==> flow/design.v <==
module DCT(input clk,
           input signed[11:0]a0,a1,a2,a3,a4,a5,a6,a7,
           output reg signed[11:0]b0,b1,b2,b3,b4,b5,b6,b7);
  wire [11:0] c1 = 12'b011111011000;
  wire [11:0] c2 = 12'b011101100100;
  wire [11:0] c3 = 12'b011010100110;
  wire [11:0] c4 = 12'b010110101000;
  wire [11:0] c5 = 12'b010001110001;
  wire [11:0] c6 = 12'b001100001111;
  wire [11:0] c7 = 12'b000110001111;
  wire signed [11:0] f07,f0_7,f16,f1_6,f25,f2_5,f34,f3_4;
  wire signed [11:0] f0734,f07_34,f1625,f16_25;
  wire signed [11:0] sum,diff;
  wire signed [11:0] x0,x1,x2,x3,x4,x5,x6,x7;
  wire signed[23:0]m8,m9,m10,m11,m12,m13,m14,m15,m16,m17,m18,m19,m20,m21,m22,m23,m24,m25,m26,m27;
  wire signed [23:0] m0,m1,m2,m3,m4,m5,m6,m7;
  reg [11:0] r0[7:0],r1[7:0],r2[7:0],r3[7:0],r4[7:0],r5[7:0],r6[7:0],r7 [7:0];
  wire [2:0] count = 0;
  add_sub B1(f07,f0_7,a0,a7);
  add_sub B2(f16,f1_6,a1,a6);
  add_sub B3(f25,f2_5,a2,a5);
  add_sub B4(f34,f3_4,a3,a4);
  add_sub B5(f0734,f07_34,f07,f34);
  add_sub B6(f1625,f16_25,f16,f25);
  add_sub B7(sum,diff,f0734,f1625);
  multiplier M1(m0,sum,c4);
  multiplier M2(m4,diff,c4);
  multiplier M3(m8,f07_34,c2);
  multiplier M4(m9,f16_25,c6);
  assign m2 = m8+m9;
  multiplier M5(m10,f07_34,c6);
  multiplier M6(m11,f16_25,c2);
  assign m6 = m10-m11;
  multiplier M7(m12,f0_7,c1);
  multiplier M8(m13,f0_7,c3);
  multiplier M9(m14,f0_7,c5);
  multiplier M10(m15,f0_7,c7);
  multiplier M11(m16,f1_6,c1);
  multiplier M12(m17,f1_6,c3);
  multiplier M13(m18,f1_6,c5);
  multiplier M14(m19,f1_6,c7);
  multiplier M15(m20,f2_5,c1);
  multiplier M16(m21,f2_5,c3);
  multiplier M17(m22,f2_5,c5);
  multiplier M18(m23,f2_5,c7);
  multiplier M19(m24,f3_4,c1);
  multiplier M20(m25,f3_4,c3);
  multiplier M21(m26,f3_4,c5);
  multiplier M22(m27,f3_4,c7);
  assign m1 = m12+m17+m22+m27;
  assign m3 = m13-m19-m20-m26;
  assign m5 = m14-m16+m23+m25;
  assign m7 = m15-m18+m21-m24;
  assign x0 = m0>>12;
  assign x1 = m1>>12;
  assign x2 = m2>>12;
  assign x3 = m3>>12;  
  assign x4 = m4>>12;
  assign x5 = m5>>12;
  assign x6 = m6>>12;
  assign x7 = m7>>12;
  always @(posedge clk)begin
    {b0,b1,b2,b3,b4,b5,b6,b7} <= {x0,x1,x2,x3,x4,x5,x6,x7};
  end
endmodule
module add_sub(
  output reg [11:0] sum,diff,                                           
  input [11:0] x,y                                                      
    );
always @(x or y)
begin
  sum=x+y;
  diff=x-y;
end
endmodule
module multiplier(
  output reg [23:0]out,
  input signed[11:0] x,y
);
  always @(x,y)begin
    out = x*y;
  end
endmodule
module block_mem(input clk,reset,wr,
		 input [11:0] in1,in2,in3,in4,in5,in6,in7,in8,
                 output reg [11:0] out0,out1,out2,out3,out4,out5,out6,out7
		);
  reg [11:0] mem_block[63:0];
reg [2:0] x,y;
  always@(posedge clk)
begin
	if(reset)
	begin
		x=0;
		y=0;
	end
	else if(wr==1)
	begin
      mem_block[(x*8)+0]<= in1;
      mem_block[(x*8)+1]<= in2;
      mem_block[(x*8)+2]<= in3;
      mem_block[(x*8)+3]<= in4;
      mem_block[(x*8)+4]<= in5;
      mem_block[(x*8)+5]<= in6;
      mem_block[(x*8)+6]<= in7;
      mem_block[(x*8)+7]<= in8;
		x<=x+1;
	end
  else if(wr==1'b0)
	begin
		out0 <=mem_block[y];
      out1 <=mem_block[8+y];
      out2 <=mem_block[16+y];
      out3 <=mem_block[24+y];
      out4 <=mem_block[32+y];
      out5 <=mem_block[40+y];
      out6 <=mem_block[48+y];
      out7 <=mem_block[56+y];
		y<= y+1;
	end
end
endmodule
module Full_DCT(input clk,wr_1,wr_2,reset,
           input [11:0]a0,a1,a2,a3,a4,a5,a6,a7,
           output signed[11:0]b0,b1,b2,b3,b4,b5,b6,b7);
  wire [11:0] r0,r1,r2,r3,r4,r5,r6,r7;
  DCT uut(clk,a0,a1,a2,a3,a4,a5,a6,a7,r0,r1,r2,r3,r4,r5,r6,r7);
  reg [11:0] R0,R1,R2,R3,R4,R5,R6,R7;
  wire [11:0] m10,m11,m12,m13,m14,m15,m16,m17;
  wire [11:0] m20,m21,m22,m23,m24,m25,m26,m27;
  reg dwr_1,dwr_2;
  always @(posedge clk)begin
    dwr_1 <= wr_1;
  end
  block_mem M1(clk,reset,dwr_1,
               r0,r1,r2,r3,r4,r5,r6,r7,
		       m10,m11,m12,m13,m14,m15,m16,m17
		      );
  always @(*) begin
    case(dwr_1)
      1'b0 : begin
            R0 = m10;
            R1 = m11;
            R2 = m12;
            R3 = m13;
            R4 = m14;
            R5 = m15;
            R6 = m16;
            R7 = m17;
      end
      default :begin
            R0 = 0;
            R1 = 0;
            R2 = 0;
            R3 = 0;
            R4 = 0;
            R5 = 0;
            R6 = 0;
            R7 = 0;
      end
      endcase
  end
  DCT uut1(clk,R0,R1,R2,R3,R4,R5,R6,R7,b0,b1,b2,b3,b4,b5,b6,b7);
endmodule
# Step by step through the tools: Full_DCT
# Tool output for the design above, in the order of the flow.
# Line numbers count from 1 in the design file above.
# Operators: Yosys type, input widths -> output width; for muxes data width and select width s.
# Cell names lack the library's common part.
# A cell with -- has no value.
[setup] top="Full_DCT" clock="clk" lib="sky130hd" corner="tt_025C_1v80"

# After elaboration
# Source: Yosys, flattened and elaborated, memories not mapped. Widths are those after wreduce. Registers that Yosys merges into a memory's read port (data or address) are not register bits. Print and check cells do not count. Equal cells are merged and count once.
# Yosys's memory passes give these memory sizes; they may raise the number of words (mostly to a power of two), join words into wider ones and drop unused or constant bits.
[bits] mem_count=1 clocked_rd_ports_x_width=96 word_cells=181 ram_bits=768 reg_bits=199
[classes] bitwise=2 reduce_logical=1 addsub=72 mux=42 n_mul=44
[mem_list] memory="M1.mem_block" words=64 width=12 rd=8 write_ports=8 line=88 rtl="reg [11:0] mem_block[63:0];"
[op_table] cell="$mul 12x11->23 const B" n=12
[op_table] cell="$mul 12x10->22 const B" n=12
[op_table] cell="$mul 12x12->24 const B" n=8
[op_table] cell="$mul 12x9->21 const B" n=12
[op_table] cell="$add 24x24->24" n=14
[op_table] cell="$sub 24x24->24" n=14
[op_table] cell="$mux 12" n=24
[op_table] cell="$add 12x12->12" n=14
[op_table] cell="$sub 12x12->12" n=14
[op_table] cell="$mux 6" n=16
[op_table] cell="$add 6x3->6 const A" n=4
[op_table] cell="$add 6x3->6 const B" n=4
[op_table] cell="$add 5x3->6 const A" n=2
[op_table] cell="$add 6x2->6 const B" n=2
[op_table] cell="$add 3x1->3 const B" n=2
[op_table] cell="$add 6x1->6 const B" n=1
[op_table] cell="$add 4x3->5 const A" n=1
[op_table] cell="$not 1->1" n=2
[op_table] cell="$reduce_and 2->1" n=1
[op_table] cell="$mux 1" n=2

# Logic depth
# Longest topological path by Yosys (ltp), each cell counted once; first at word level (registers and memories cut), then after technology mapping (sequential cells cut; the memories' decode and read muxes count).
[logic_depth] ltp_word=6 abc_area=0 mapped_depth=51

# After synthesis
# The flow's flattened synthesis, as Yosys stat reports it; memories are mapped. The netlist is that of the ABC_AREA named above (0 if unset); the other value can give another one.
# The area totals of this step are shown rounded.
[mapped] yosys_area_mm2=0.16 seq_area_mm2=0.03 ff_cells=1063 cells=15278
[types] type="fa_1" n=2126 type_area_um2=4.26E+04
[types] type="ha_1" n=2846 type_area_um2=3.56E+04
[types] type="edfxtp_1" n=864 type_area_um2=2.59E+04
[types] type="inv_1" n=3765 type_area_um2=1.41E+04
[types] type="xnor2_1" n=941 type_area_um2=8.24E+03
[types] type="mux4_2" n=192 type_area_um2=4.32E+03
[types] type="dfxtp_1" n=199 type_area_um2=3.98E+03
[types] type="a21oi_1" n=604 type_area_um2=3.02E+03
[types] type="xor2_1" n=304 type_area_um2=2.66E+03
[types] type="nor2_1" n=642 type_area_um2=2.41E+03
[types] type="o21ai_0" n=362 type_area_um2=1.81E+03
[types] type="nand2_1" n=326 type_area_um2=1.22E+03
[types] type="o21bai_1" n=159 type_area_um2=1.19E+03
[types] type="a21o_1" n=157 type_area_um2=1178.63
[types] type="mux2_2" n=104 type_area_um2=1.17E+03
[types] type="nor2b_1" n=182 type_area_um2=1.14E+03
[types] type="nand2b_1" n=165 type_area_um2=1032.24
[types] type="nor3_1" n=202 type_area_um2=1010.97
# Not listed: further types 76, cells in them 1138.
# By module: a second synthesis without flattening, with its own total; a netlist apart from the flattened one above.
[hier_totals] hier_cells=33684 hier_area_mm2=0.31
# Each row is one instance without its submodules.
[modules] module="multiplier" seq_area_mm2=0 mod_area_mm2=0.0054 n_cells=620 instances=44
[modules] module="block_mem" seq_area_mm2=0.026 mod_area_mm2=0.032 n_cells=1245 instances=1
[modules] module="DCT" seq_area_mm2=0.0019 mod_area_mm2=0.012 n_cells=1385 instances=2
[modules] module="add_sub" seq_area_mm2=0 mod_area_mm2=0.0011 n_cells=163 instances=14
[modules] module="Full_DCT" seq_area_mm2=0.00002 mod_area_mm2=0.0007 n_cells=107 instances=1

# Timing after synthesis
# OpenSTA on the mapped netlist: ideal clock, no wires. The path of least setup slack (recovery checks aside). Input and output delay are each 20% of the period. Register names are those of the netlist, which keeps one name where synthesis merged equal registers.
[synth_path] kind="input port to flip-flop" start="input port a6[2]" end="register uut.b3[11]" clock_period_ns=15.0 n_path_buf=3 delay_ns=11.599 t_first_pin_ns=3.000 stages=47 arrival_ns=14.478 path_slack_ns=0.402 required_ns=14.879 setup_ns=0.121 synth_period_reached_ns=14.598
# "delay_ns" = arrival - input delay + setup time.
# "stages": output pins that drive a net of the path, with the launching flip-flop's if there is one; two outputs of one cell count as two.
# "synth_period_reached_ns" is the clock period less the worst setup slack; recovery checks do not enter. This is arithmetic on one report: input and output delays are still those of the set period (20% each).
# The rows between start and end are the longest chain of elaborated cells between them; the timing report does not say that the signal goes this way. Where chains are equally long, one stands for them.
# Each line given opens the expression or statement behind the cell; cells for indexed reads and writes are added by Yosys, which also makes memories of some case tables.
[synth_via] cell_sequence="inv_1 ha_1 buf_2 o21a_1 o31a_1 or4_1 a311o_1 a21oi_1 o21bai_1 xnor2_1 inv_1 buf_2 buf_1 ha_1 inv_1 ha_1 inv_1 ha_1 [... 11 more ...] ha_1 inv_1 fa_1 fa_1 inv_1 fa_1 fa_1 inv_1 fa_1 ha_1 a21oi_1 inv_1 a31oi_1 a21oi_1 a211oi_1 xnor2_1 xnor2_1 xnor2_1" elab_chain_cells=5
[synth_rtl] item="start: declaration" line=124 rtl="input [11:0]a0,a1,a2,a3,a4,a5,a6,a7,"
[synth_rtl] item="$sub 12x12->12" line=73 rtl="diff=x-y;"
[synth_rtl] item="$mul 12x10->22" line=81 rtl="out = x*y;"
[synth_rtl] item="$sub 24x24->24 (3 in a row)" line=51 rtl="assign m3 = m13-m19-m20-m26;"
[synth_rtl] item="end: declaration" line=3 rtl="output reg signed[11:0]b0,b1,b2,b3,b4,b5,b6,b7);"

# Worst path after layout
# Path of least setup slack in the final report of run 1 (OpenROAD, finished layout, wires in). Where an end is a register, its clock arrival counts in the times.
[layout_path] kind="input port to flip-flop" start="input port a1[5]" end="register uut.b3[11]" arrival_ns=13.76 stages=42 t_first_pin_ns=3.14 setup_ns=0.06 clock_period_ns=15.7 n_path_buf=5 required_ns=16.37 path_slack_ns=2.61
# The rows between start and end are the longest chain of elaborated cells between them; the timing report does not say that the signal goes this way. Where chains are equally long, one stands for them.
[layout_via] cell_sequence="clkdlybuf4s50_1 ha_1 or4_4 a311o_2 xor2_4 buf_4 buf_4 buf_6 inv_1 fa_1 inv_1 ha_1 fa_1 fa_1 inv_1 fa_1 inv_1 ha_4 [... 6 more ...] ha_4 inv_2 fa_1 fa_1 inv_2 fa_1 fa_1 inv_2 fa_1 ha_4 a21oi_4 a21oi_4 a31oi_4 a21oi_4 a211oi_2 xnor2_1 xnor2_1 xnor2_1" elab_chain_cells=5
[layout_rtl] item="start: declaration" line=124 rtl="input [11:0]a0,a1,a2,a3,a4,a5,a6,a7,"
[layout_rtl] item="$sub 12x12->12" line=73 rtl="diff=x-y;"
[layout_rtl] item="$mul 12x10->22" line=81 rtl="out = x*y;"
[layout_rtl] item="$sub 24x24->24 (3 in a row)" line=51 rtl="assign m3 = m13-m19-m20-m26;"
[layout_rtl] item="end: declaration" line=3 rtl="output reg signed[11:0]b0,b1,b2,b3,b4,b5,b6,b7);"

# Module Full_DCT, platform sky130hd: 5 stored runs of the flow (Yosys, OpenROAD) with differing settings, in no particular order. Input and output delays are each 20% of the period that was set; the output load is 0.01 pF.
# "clock_period_reached_ns" is the run's clock period less its worst setup slack. It is reckoned from that one timing run; input and output delays stay at 20% of the period that was set.
# "critical_path_time_ns" means the part of the period allowed to the worst setup path (the constraints hold back 20% at inputs and 20% at outputs) less its slack; where the path has registers, the arrival times of their clocks count too.
# The measured numbers are rounded.
run="run 1" settings ABC_AREA=0 CORE_UTILIZATION=29 CTS_CLUSTER_DIAMETER=98 CTS_CLUSTER_SIZE=24 GPL_ROUTABILITY_DRIVEN=1 HOLD_SLACK_MARGIN=0.03 PLACE_DENSITY_LB_ADDON=0.16 SETUP_SLACK_MARGIN=2.58 TNS_END_PERCENT=50 period_ns=15.7 CAP_MARGIN=20 CORE_MARGIN=2 SLEW_MARGIN=20
run="run 1" results synth_area_mm2=0.16 die_mm2=0.56 stdcell_area_mm2=0.18 utilization_pct=33 setup_ws_ns=2.6 tns_ns=0.000 ws_hold_ns=0.55 clock_period_reached_ns=13.091 critical_path_time_ns=9.95 path_kind="input port to flip-flop"
run="run 2" settings CORE_ASPECT_RATIO=1.65 CORE_UTILIZATION=32 CTS_CLUSTER_SIZE=87 GPL_TIMING_DRIVEN=1 PLACE_DENSITY_LB_ADDON=0.15 SETUP_SLACK_MARGIN=-0.67 SLEW_MARGIN=30 period_ns=25.5 CAP_MARGIN=20 CORE_MARGIN=2
run="run 2" results synth_area_mm2=0.16 die_mm2=0.51 stdcell_area_mm2=0.18 utilization_pct=35 setup_ws_ns=7.5 tns_ns=0.000 ws_hold_ns=0.56 clock_period_reached_ns=18.047 critical_path_time_ns=12.95 path_kind="input port to flip-flop"
run="run 3" settings CORE_MARGIN=5 CTS_CLUSTER_DIAMETER=270 MAX_ROUTING_LAYER="met4" PLACE_DENSITY=0.63 TNS_END_PERCENT=90 period_ns=8.19 CAP_MARGIN=20 CORE_UTILIZATION=40 SLEW_MARGIN=20
run="run 3" results synth_area_mm2=0.16 die_mm2=0.42 stdcell_area_mm2=0.21 utilization_pct=53 setup_ws_ns=-3.3 tns_ns=-310 ws_hold_ns=0.52 clock_period_reached_ns=11.536 critical_path_time_ns=11.54 path_kind="flip-flop to flip-flop"
run="run 4" settings CORE_MARGIN=7 CORE_UTILIZATION=67 CTS_CLUSTER_DIAMETER=270 GPL_ROUTABILITY_DRIVEN=0 GPL_TIMING_DRIVEN=0 MAX_ROUTING_LAYER="met4" PLACE_DENSITY=0.63 SLEW_MARGIN=30 TNS_END_PERCENT=40 period_ns=8.19 CAP_MARGIN=20
run="run 4" results synth_area_mm2=0.16 die_mm2=0.25 stdcell_area_mm2=0.19 utilization_pct=80 setup_ws_ns=-3.7 tns_ns=-380 ws_hold_ns=0.55 clock_period_reached_ns=11.915 critical_path_time_ns=10.28 path_kind="input port to flip-flop"
run="run 5" settings CAP_MARGIN=20 CORE_ASPECT_RATIO=1.8 CORE_MARGIN=9 CORE_UTILIZATION=22 CTS_CLUSTER_DIAMETER=196 CTS_CLUSTER_SIZE=72 HOLD_SLACK_MARGIN=0.03 PLACE_DENSITY=0.42 SETUP_SLACK_MARGIN=-1.6 period_ns=17.4 SLEW_MARGIN=20
run="run 5" results synth_area_mm2=0.16 die_mm2=0.76 stdcell_area_mm2=0.18 utilization_pct=24 setup_ws_ns=2.0 tns_ns=0.000 ws_hold_ns=0.57 clock_period_reached_ns=15.409 critical_path_time_ns=11.93 path_kind="input port to flip-flop"
